==> flow/design.v <==
module bitonic_comp #(parameter DATA_WIDTH = 8, POLARITY = 0)
(clk, reset, valid, A, B, H, L, done);
input clk;
input reset;
input valid;
input [DATA_WIDTH-1:0] A;
input [DATA_WIDTH-1:0] B;
output [DATA_WIDTH-1:0] H;
output [DATA_WIDTH-1:0] L;
output done;
reg [DATA_WIDTH-1:0] H_r;
reg [DATA_WIDTH-1:0] L_r;
reg done_r;
wire comp;
assign comp = A < B;
assign H = H_r;
assign L = L_r;
assign done = done_r;
always @(posedge clk) begin
	if(reset) begin
		H_r <= 0;
		L_r <= 0;
		done_r <= 0;
	end else if(valid) begin
		if(POLARITY) begin
			H_r <= comp ? B : A;
			L_r <= comp ? A : B;
		end else begin
			H_r <= comp ? A : B;
			L_r <= comp ? B : A;
		end
		done_r <= 1;
	end else begin
		H_r <= 0;
		L_r <= 0;
		done_r <= 0;
	end
end
endmodule
module bitonic_node #(parameter DATA_WIDTH = 8, NODE_ORDER = 1, NODE_DWIDTH = 8, POLARITY = 1)
(clk, reset, valid, data_in, done, data_out);
input clk;
input reset;
input valid;
input [NODE_DWIDTH-1:0] data_in;
output done;
output [NODE_DWIDTH-1:0] data_out;
localparam NUM_COMP = 2**(NODE_ORDER-1);
genvar i_comp;
wire [NUM_COMP-1:0] nodes_done;
assign done = &nodes_done;
generate for(i_comp = 0; i_comp < NUM_COMP; i_comp = i_comp + 1) begin : comp_gen
	wire [DATA_WIDTH-1:0] A;
	wire [DATA_WIDTH-1:0] B;
	wire [DATA_WIDTH-1:0] H;
	wire [DATA_WIDTH-1:0] L;
	assign A = data_in[DATA_WIDTH*(i_comp + 1)-1-:DATA_WIDTH];
	assign B = data_in[DATA_WIDTH*(i_comp + 1 + NUM_COMP)-1-:DATA_WIDTH];
	assign data_out[DATA_WIDTH*(i_comp + 1)-1-:DATA_WIDTH] = H;
	assign data_out[DATA_WIDTH*(i_comp + 1 + NUM_COMP)-1-:DATA_WIDTH] = L;
	bitonic_comp #(.DATA_WIDTH(DATA_WIDTH), .POLARITY(POLARITY)) comp_constr (.clk(clk), .reset(reset), .valid(valid), .A(A), .B(B), .H(H), .L(L), .done(nodes_done[i_comp]));
end endgenerate
endmodule
module bitonic_block
#(parameter DATA_WIDTH = 8, BLOCK_DEPTH = 1, POLARITY = 0)
(clk, reset, data_in, valid, done, data_out);
input clk;
input reset;
input [2**BLOCK_DEPTH*DATA_WIDTH-1:0] data_in;
input valid;
output done;
output [2**BLOCK_DEPTH*DATA_WIDTH-1:0] data_out;
localparam T_WIDTH = 2**BLOCK_DEPTH*DATA_WIDTH;
localparam STATE_NUMS = $clog2(BLOCK_DEPTH + 1);
wire [T_WIDTH-1:0] bstage_outs [BLOCK_DEPTH:0];
wire [BLOCK_DEPTH:0] bstage_ready;
assign bstage_outs[0] = data_in;
assign bstage_ready[0] = valid;
assign done = bstage_ready[BLOCK_DEPTH] == 1;
assign data_out = done ? bstage_outs[BLOCK_DEPTH] : 0;
genvar i_bstage;
genvar i_node;
generate for(i_bstage = 0; i_bstage < BLOCK_DEPTH; i_bstage = i_bstage + 1) begin : bstage_gen
	localparam n_nodes = 2**i_bstage;
	wire [n_nodes-1:0] nodes_ready;
	assign bstage_ready[i_bstage + 1] = &nodes_ready;
	for(i_node = 0; i_node < n_nodes; i_node = i_node + 1) begin : node_gen
		localparam NODE_DWIDTH = DATA_WIDTH * 2**(BLOCK_DEPTH - i_bstage);
		wire [NODE_DWIDTH-1:0] node_data_in;
		assign node_data_in = bstage_outs[i_bstage][NODE_DWIDTH*(i_node+1)-1-:NODE_DWIDTH];
		wire [NODE_DWIDTH-1:0] node_data_out;
		bitonic_node #(.DATA_WIDTH(DATA_WIDTH), .NODE_ORDER(BLOCK_DEPTH - i_bstage), .NODE_DWIDTH(NODE_DWIDTH), .POLARITY(POLARITY)) node_constr (.clk(clk), .reset(reset), .valid(bstage_ready[i_bstage]), .data_in(node_data_in), .done(nodes_ready[i_node]), .data_out(node_data_out));
		assign bstage_outs[i_bstage+1][NODE_DWIDTH*(i_node+1)-1-:NODE_DWIDTH] = node_data_out;
	end
end endgenerate
endmodule
module bitonic_top
#(parameter NUM_INPUT = 16, DATA_WIDTH = 8)
(clk, reset, data_in, valid, done, data_out);
input clk;
input reset;
input [NUM_INPUT * DATA_WIDTH - 1:0] data_in;
input valid;
output done;
output [NUM_INPUT * DATA_WIDTH - 1:0] data_out;
localparam STAGES = $clog2(NUM_INPUT);
localparam ALL_WIDTH = NUM_INPUT * DATA_WIDTH;
wire [ALL_WIDTH - 1:0] stage_data [STAGES:0];
wire [STAGES:0] stage_ready;
assign stage_data[0] = data_in;
assign stage_ready[0] = valid;
assign done = stage_ready[STAGES] == 1;
assign data_out = stage_data[STAGES];
genvar i_stage;
genvar i_block;
generate for(i_stage = 0; i_stage < STAGES; i_stage = i_stage + 1) begin : stages_gen
	localparam BLOCK_COUNT = NUM_INPUT/(2**(i_stage+1));
	localparam BLOCK_DWIDTH = DATA_WIDTH*2**(i_stage+1);
	localparam BLOCK_DEPTH = i_stage + 1;
	wire [BLOCK_COUNT - 1:0] blks_done;
	assign stage_ready[i_stage+1] = &blks_done;
	for(i_block = 0; i_block < BLOCK_COUNT; i_block = i_block + 1) begin
		wire [BLOCK_DWIDTH-1:0] block_in;
		wire [BLOCK_DWIDTH-1:0] block_out;
		assign block_in = stage_data[i_stage][BLOCK_DWIDTH*(i_block+1)-1-:BLOCK_DWIDTH];
		assign stage_data[i_stage+1][BLOCK_DWIDTH*(i_block+1)-1-:BLOCK_DWIDTH] = block_out;
		bitonic_block #(.DATA_WIDTH(DATA_WIDTH), .BLOCK_DEPTH(BLOCK_DEPTH), .POLARITY(i_block%2)) blk_const (.clk(clk), .reset(reset), .data_in(block_in), .data_out(block_out), .done(blks_done[i_block]), .valid(stage_ready[i_stage]));
	end
end endgenerate
endmodule
Memo
Re: synthesis data of bitonic_top

=== Tool chain data of bitonic_top ===
Tool output for the design above before and after an edit, in the order of the flow.
"original" refers to lines of the RTL above, "edited" to lines of the edited file.
"change" is "edited" less "original", of the values as shown; "relative change" is that difference over "original", in percent.
Operators: Yosys type, input widths -> output width; for muxes data width and select width s.
Library cell names are shortened.
The mark n/a stands for no value.

* Top: bitonic_top
* Clock port: clk
* Cell library: sky130hd
* Library corner: tt_025C_1v80

=== Diff ===
The edit as a unified diff against the file above.
A script made this edit. It changes what the design does and was not meant as an optimisation.

<pre>
@@ -13,5 +13,5 @@
 reg done_r;
 wire comp;
-assign comp = A < B;
+assign comp = A >= B;
 assign H = H_r;
 assign L = L_r;
</pre>

=== Word level ===
Counts by Yosys on the flattened word-level netlist (proc, flatten, opt, wreduce). Print and check cells are left out. Cells with the same type and inputs are merged into one.

{| class="wikitable"
|+ Word-level totals
! element !! original !! edited !! change !! relative change (%)
|-
| cells after elaboration || 455 || 455 || 0 || 0.00
|-
| memory bits (read-only) || 0 || 0 || 0 || n/a
|-
| RAM bits || 0 || 0 || 0 || n/a
|-
| output and inout port bits || 129 || 129 || 0 || 0.00
|-
| memory cells || 0 || 0 || 0 || n/a
|-
| input port bits || 131 || 131 || 0 || 0.00
|-
| bits in latches || 0 || 0 || 0 || n/a
|-
| clocked read ports x word width || 0 || 0 || 0 || n/a
|-
| flip-flop bits (word level) || 1290 || 1290 || 0 || 0.00
|}

{| class="wikitable"
|+ Operators by class
! element !! original !! edited !! change !! relative change (%)
|-
| reduce/logical cells || 10 || 10 || 0 || 0.00
|-
| shift-type cells || 0 || 0 || 0 || n/a
|-
| bitwise operators || 10 || 10 || 0 || 0.00
|-
| $lt $le $gt $ge || 80 || 80 || 0 || 0.00
|-
| multiplexer cells || 185 || 185 || 0 || 0.00
|-
| equality and inequality tests || 0 || 0 || 0 || n/a
|-
| add/subtract/negate cells || 0 || 0 || 0 || n/a
|-
| divide/modulo/power cells || 0 || 0 || 0 || n/a
|-
| $mul || 0 || 0 || 0 || n/a
|}

{| class="wikitable"
|+ Operators with widths
! kind !! original !! edited !! change !! relative change (%)
|-
| $lt 8x8->1 || 80 || 0 || -80 || -100.00
|-
| $ge 8x8->1 || 0 || 80 || +80 || n/a
|}

Operator kinds equal on both sides are left out: 8.

=== Longest topological paths ===
Longest topological path by Yosys (ltp), each cell counted once; first at word level (registers and memories cut), then after technology mapping (sequential cells cut; the memories' decode and read muxes count).

{| class="wikitable"
|+ Logic depth
! element !! original !! edited !! change !! relative change (%)
|-
| depth after elaboration || 3 || 3 || 0 || 0.00
|-
| ABC_AREA || 0 || 0 || n/a || n/a
|-
| gate-level depth with buffers || 13 || 11 || -2 || -15.38
|-
| mapped depth without buffers || 7 || 7 || 0 || 0.00
|}

=== After synthesis ===
The flow's flattened synthesis, as Yosys stat reports it; memories are mapped. The netlist is that of the ABC_AREA named above (0 if unset); the other value can give another one.

{| class="wikitable"
|+ Cell types
! type !! original !! edited !! change !! relative change (%)
|-
| nand3_1 || 1199 || 56 || -1143 || -95.33
|-
| mux2i_1 || 354 || 1272 || +918 || +259.32
|-
| nand2_1 || 600 || 1496 || +896 || +149.33
|-
| o211ai_1 || 533 || 8 || -525 || -98.50
|-
| o21ai_0 || 408 || 80 || -328 || -80.39
|-
| a21oi_1 || 532 || 238 || -294 || -55.26
|-
| nand4b_1 || 300 || 8 || -292 || -97.33
|-
| a32oi_1 || 297 || 7 || -290 || -97.64
|-
| clkbuf_1 || 435 || 185 || -250 || -57.47
|-
| or3_1 || 241 || 8 || -233 || -96.68
|-
| mux2_2 || 198 || 0 || -198 || -100.00
|-
| nand4_1 || 44 || 158 || +114 || +259.09
|-
| ha_1 || 560 || 640 || +80 || +14.29
|-
| nor2b_1 || 50 || 89 || +39 || +78.00
|-
| buf_6 || 37 || 0 || -37 || -100.00
|-
| buf_1 || 54 || 18 || -36 || -66.67
|-
| a221o_1 || 34 || 1 || -33 || -97.06
|-
| a31oi_4 || 33 || 1 || -32 || -96.97
|}

Cell types equal on both sides are left out: 2.
Not every row of either side is listed.

{| class="wikitable"
|+ Mapped netlist
! element !! original !! edited !! change !! relative change (%)
|-
| synthesis area (µm²) || 75462.4 || 62526.2 || -12936.2 || -17.14
|-
| flip-flop cells || 1290 || 1290 || 0 || 0.00
|-
| buffers || 711 || 292 || -419 || -58.93
|-
| sequential area (µm²) || 25824.8 || 25824.8 || 0.0 || 0.00
|-
| standard cells after synthesis || 8527 || 6593 || -1934 || -22.68
|}

The figures by module come from a second, unflattened synthesis with its own total; it is not the netlist above.

{| class="wikitable"
|+ Second synthesis, totals
! element !! original !! edited !! change !! relative change (%)
|-
| cell total of the unflattened synthesis || 6831 || 7151 || +320 || +4.68
|-
| area total of the unflattened synthesis (µm²) || 68035.3 || 69736.9 || +1701.6 || +2.50
|}

Rows give one instance, submodules left out.

{| class="wikitable"
|+ Modules, original
! module !! seq. area (µm²) !! times used !! area (µm²) !! cells
|-
| bitonic_comp || 340.3 || 56 || 787.0 || 76
|-
| bitonic_comp || 340.3 || 24 || 787.0 || 76
|-
| bitonic_block || 0.0 || 1 || 1864.3 || 289
|-
| bitonic_block || 0.0 || 2 || 265.3 || 39
|-
| bitonic_block || 0.0 || 2 || 265.3 || 39
|-
| bitonic_block || 0.0 || 4 || 126.4 || 17
|-
| bitonic_block || 0.0 || 4 || 126.4 || 17
|-
| bitonic_block || 0.0 || 1 || 490.5 || 73
|-
| bitonic_block || 0.0 || 1 || 490.5 || 73
|-
| bitonic_node || 0.0 || 8 || 6.3 || 1
|-
| bitonic_top || 0.0 || 1 || 31.3 || 5
|-
| bitonic_node || 0.0 || 3 || 8.8 || 1
|-
| bitonic_node || 0.0 || 4 || 6.3 || 1
|-
| bitonic_node || 0.0 || 1 || 16.3 || 3
|}

original: Further modules, not shown: 3.

{| class="wikitable"
|+ Modules, edited
! module !! seq. area (µm²) !! times used !! area (µm²) !! cells
|-
| bitonic_comp || 340.3 || 56 || 808.3 || 80
|-
| bitonic_comp || 340.3 || 24 || 808.3 || 80
|-
| bitonic_block || 0.0 || 1 || 1864.3 || 289
|-
| bitonic_block || 0.0 || 2 || 265.3 || 39
|-
| bitonic_block || 0.0 || 2 || 265.3 || 39
|-
| bitonic_block || 0.0 || 4 || 126.4 || 17
|-
| bitonic_block || 0.0 || 4 || 126.4 || 17
|-
| bitonic_block || 0.0 || 1 || 490.5 || 73
|-
| bitonic_block || 0.0 || 1 || 490.5 || 73
|-
| bitonic_node || 0.0 || 8 || 6.3 || 1
|-
| bitonic_top || 0.0 || 1 || 31.3 || 5
|-
| bitonic_node || 0.0 || 3 || 8.8 || 1
|-
| bitonic_node || 0.0 || 4 || 6.3 || 1
|-
| bitonic_node || 0.0 || 1 || 16.3 || 3
|}

edited: Further modules, not shown: 3.

=== Worst setup path after synthesis ===
OpenSTA on the mapped netlist: ideal clock, no wires. The path of least setup slack (recovery checks aside). Input and output delay are each 20% of the period. Register names are those of the netlist, which keeps one name where synthesis merged equal registers.

{| class="wikitable"
|+ Timing path post-synthesis
! element !! original !! edited !! change !! relative change (%)
|-
| path type || register to register || register to register || n/a || n/a
|-
| start point || register (name not given) || register (name not given) || n/a || n/a
|-
| end point || register stages_gen[2].genblk1[0].blk_const.bstage_gen[0].node_gen[0].node_constr.comp_gen[2].comp_constr.L_r[7] || register stages_gen[2].genblk1[0].blk_const.bstage_gen[0].node_gen[0].node_constr.comp_gen[0].comp_constr.L_r[6] || n/a || n/a
|-
| stages || 14 || 12 || -2 || -14.29
|-
| path buffers || 6 || 4 || -2 || -33.33
|-
| slack (ps) || 303 || 265 || -38 || n/a
|-
| launch time at the first pin (ps) || 0 || 0 || 0 || n/a
|-
| setup time (ps) || 70 || 72 || +2 || n/a
|-
| clock period (ps) || 3000 || 3000 || 0 || 0.00
|-
| delay of the path (ps) || 2697 || 2736 || +39 || +1.45
|-
| required time (ps) || 2930 || 2928 || -2 || -0.07
|-
| arrival (ps) || 2627 || 2664 || +37 || +1.41
|-
| synthesis period reached (ps) || 2697 || 2735 || +38 || +1.41
|}

"delay of the path" = arrival - input delay + setup time.
"stages" counts driving pins, that of a launching flip-flop among them; a cell with two outputs on the path counts twice.
"synthesis period reached" = period - worst setup slack (recovery checks aside). The figure is calculated, with input and output delays left at 20% of the set period.
The rows between start and end are the longest chain of elaborated cells between them; the timing report does not say that the signal goes this way. Where chains are equally long, one stands for them.
A line is the first line of the expression or statement that the cell stems from. Yosys adds cells for indexed reads and writes and turns some case tables into memories.
A register here has more assigning lines than the two given.

On the way, post-synthesis, original:
* Cell sequence: dfxtp_1 buf_6 clkbuf_1 clkbuf_1 buf_2 buf_2 nand2_1 ha_1 nand3_1 o211ai_1 o21ai_1 buf_2 nand3_1 a21oi_1
* Length of the longest elaborated chain: 3
* Elaborated cells on any way between the ends: 6
* RTL lines with such cells: 3
* Those cells by class: 1 x compare; 3 x mux; 1 x logic; 1 x reduce/logical

{| class="wikitable"
|+ Ends and longest elaborated chain, post-synthesis, original
! element !! line !! RTL
|-
| $mux 32 || 80 || <nowiki>assign data_out = done ? bstage_outs[BLOCK_DEPTH] : 0;</nowiki>
|-
| $lt 8x8->1 || 15 || <nowiki>assign comp = A < B;</nowiki>
|-
| $mux 8 || 30 || <nowiki>L_r <= comp ? B : A;</nowiki>
|-
| end, assigned || 27 || <nowiki>L_r <= comp ? A : B;</nowiki>
|-
| end, assigned || 30 ||
|-
| end, declared || 12 || <nowiki>reg [DATA_WIDTH-1:0] L_r;</nowiki>
|}

On the way, post-synthesis, edited:
* Cell sequence: dfxtp_1 clkbuf_1 clkbuf_1 buf_1 nand2_1 ha_1 nand2_1 o21ai_0 a21oi_1 o211ai_2 buf_2 mux2i_1
* Length of the longest elaborated chain: 3
* Elaborated cells on any way between the ends: 6
* RTL lines with such cells: 3
* Those cells by class: 1 x compare; 3 x mux; 1 x logic; 1 x reduce/logical

{| class="wikitable"
|+ Ends and longest elaborated chain, post-synthesis, edited
! element !! line !! RTL
|-
| $mux 32 || 80 || <nowiki>assign data_out = done ? bstage_outs[BLOCK_DEPTH] : 0;</nowiki>
|-
| $ge 8x8->1 || 15 || <nowiki>assign comp = A >= B;</nowiki>
|-
| $mux 8 || 30 || <nowiki>L_r <= comp ? B : A;</nowiki>
|-
| end, assigned || 27 || <nowiki>L_r <= comp ? A : B;</nowiki>
|-
| end, assigned || 30 ||
|-
| end, declared || 12 || <nowiki>reg [DATA_WIDTH-1:0] L_r;</nowiki>
|}

=== Timing after layout ===
From the final timing report of each run of pair A: the path of least setup slack in the routed layout; clock arrival at registers is part of the times.
The path's times are printed in steps of 10 ps; the period is the one set.

{| class="wikitable"
|+ Timing path after layout
! element !! original !! edited !! change !! relative change (%)
|-
| path type || register to output || register to output || n/a || n/a
|-
| start point || register stages_gen[3].genblk1[0].blk_const.bstage_gen[3].node_gen[7].node_constr.comp_gen[0].comp_constr.done_r || register stages_gen[3].genblk1[0].blk_const.bstage_gen[3].node_gen[7].node_constr.comp_gen[0].comp_constr.done_r || n/a || n/a
|-
| end point || output port data_out[125] || output port data_out[24] || n/a || n/a
|-
| required time (ps) || 2400 || 2400 || 0 || 0.00
|-
| slack (ps) || 200 || 220 || +20 || n/a
|-
| output delay (ps) || 600 || 600 || 0 || 0.00
|-
| arrival (ps) || 2200 || 2180 || -20 || -0.91
|-
| stages || 4 || 4 || 0 || 0.00
|-
| launch time at the first pin (ps) || 780 || 760 || -20 || -2.56
|-
| path buffers || 2 || 2 || 0 || 0.00
|-
| clock period (ps) || 3000 || 3000 || 0 || 0.00
|}

The rows between start and end are the longest chain of elaborated cells between them; the timing report does not say that the signal goes this way. Where chains are equally long, one stands for them.
A register here has more assigning lines than the two given.

On the way, after layout, original:
* Cell sequence: dfxtp_2 buf_12 and2_1 clkdlybuf4s50_1
* Length of the longest elaborated chain: 1
* Elaborated cells on any way between the ends: 1
* RTL lines with such cells: 1
* Those cells by class: 1 x mux

{| class="wikitable"
|+ Ends and longest elaborated chain, after layout, original
! element !! line !! RTL
|-
| start, declared || 13 || <nowiki>reg done_r;</nowiki>
|-
| start, assigned || 23 || <nowiki>done_r <= 0;</nowiki>
|-
| start, assigned || 32 || <nowiki>done_r <= 1;</nowiki>
|-
| $mux 128 || 80 || <nowiki>assign data_out = done ? bstage_outs[BLOCK_DEPTH] : 0;</nowiki>
|-
| end, declared || 105 || <nowiki>output [NUM_INPUT * DATA_WIDTH - 1:0] data_out;</nowiki>
|}

On the way, after layout, edited:
* Cell sequence: dfxtp_2 buf_12 and2_1 clkdlybuf4s50_1
* Length of the longest elaborated chain: 1
* Elaborated cells on any way between the ends: 1
* RTL lines with such cells: 1
* Those cells by class: 1 x mux

{| class="wikitable"
|+ Ends and longest elaborated chain, after layout, edited
! element !! line !! RTL
|-
| start, declared || 13 || <nowiki>reg done_r;</nowiki>
|-
| start, assigned || 23 || <nowiki>done_r <= 0;</nowiki>
|-
| start, assigned || 32 || <nowiki>done_r <= 1;</nowiki>
|-
| $mux 128 || 80 || <nowiki>assign data_out = done ? bstage_outs[BLOCK_DEPTH] : 0;</nowiki>
|-
| end, declared || 105 || <nowiki>output [NUM_INPUT * DATA_WIDTH - 1:0] data_out;</nowiki>
|}

=== Layout results ===
Both versions went through the flow (Yosys, OpenROAD) with the same settings in each pair. Constraints: input delay and output delay 20% of the set period each, output load 0.01 pF.

Flow settings, pair A:
* period_ns: 3.0
* CAP_MARGIN: 20
* CORE_MARGIN: 2
* CORE_UTILIZATION: 40
* SLEW_MARGIN: 20

{| class="wikitable"
|+ Results, pair A
! element !! original !! edited !! change !! relative change (%)
|-
| worst setup slack after layout (ps) || 204 || 222 || +18 || n/a
|-
| area of the standard cells in the finished layout (µm²) || 85047.8 || 72706.0 || -12341.8 || -14.51
|-
| setup TNS (ps) || 0 || 0 || 0 || n/a
|-
| chip area in the Yosys report (µm²) || 75462.4 || 62526.2 || -12936.2 || -17.14
|-
| overall power (W) || 0.038685 || 0.03706 || -0.001625 || -4.20
|-
| smallest hold slack (ps) || 442 || 446 || +4 || n/a
|-
| utilization of the finished layout (%) || 45.3 || 46.7 || +1.4 || n/a
|-
| period reached (ps) || 2796 || 2778 || -18 || -0.64
|-
| overall die area (µm²) || 192146.0 || 159492.0 || -32654.0 || -16.99
|}

Flow settings, pair B:
* CORE_ASPECT_RATIO: 1.79
* CORE_UTILIZATION: 59
* CTS_CLUSTER_DIAMETER: 24
* CTS_CLUSTER_SIZE: 96
* PLACE_DENSITY_LB_ADDON: 0.18
* SETUP_SLACK_MARGIN: 0.09
* TNS_END_PERCENT: 10
* period_ns: 2.2
* CAP_MARGIN: 20
* CORE_MARGIN: 2
* SLEW_MARGIN: 20

{| class="wikitable"
|+ Results, pair B
! element !! original !! edited !! change !! relative change (%)
|-
| worst setup slack after layout (ps) || -496 || -211 || +285 || n/a
|-
| area of the standard cells in the finished layout (µm²) || 96401.2 || 78338.9 || -18062.3 || -18.74
|-
| setup TNS (ps) || -83657 || -13474 || +70183 || n/a
|-
| chip area in the Yosys report (µm²) || 75462.4 || 62526.2 || -12936.2 || -17.14
|-
| overall power (W) || 0.062012 || 0.057 || -0.005012 || -8.08
|-
| smallest hold slack (ps) || 329 || 233 || -96 || n/a
|-
| utilization of the finished layout (%) || 75.9 || 74.6 || -1.3 || n/a
|-
| period reached (ps) || 2696 || 2411 || -285 || -10.57
|-
| overall die area (µm²) || 130902.0 || 108708.0 || -22194.0 || -16.95
|}

By "period reached" is meant the clock period of the run minus its worst setup slack. This is arithmetic on one report: input and output delays are still those of the set period (20% each).
"overall power": no workload was simulated; the value follows from the tool's default switching activity.
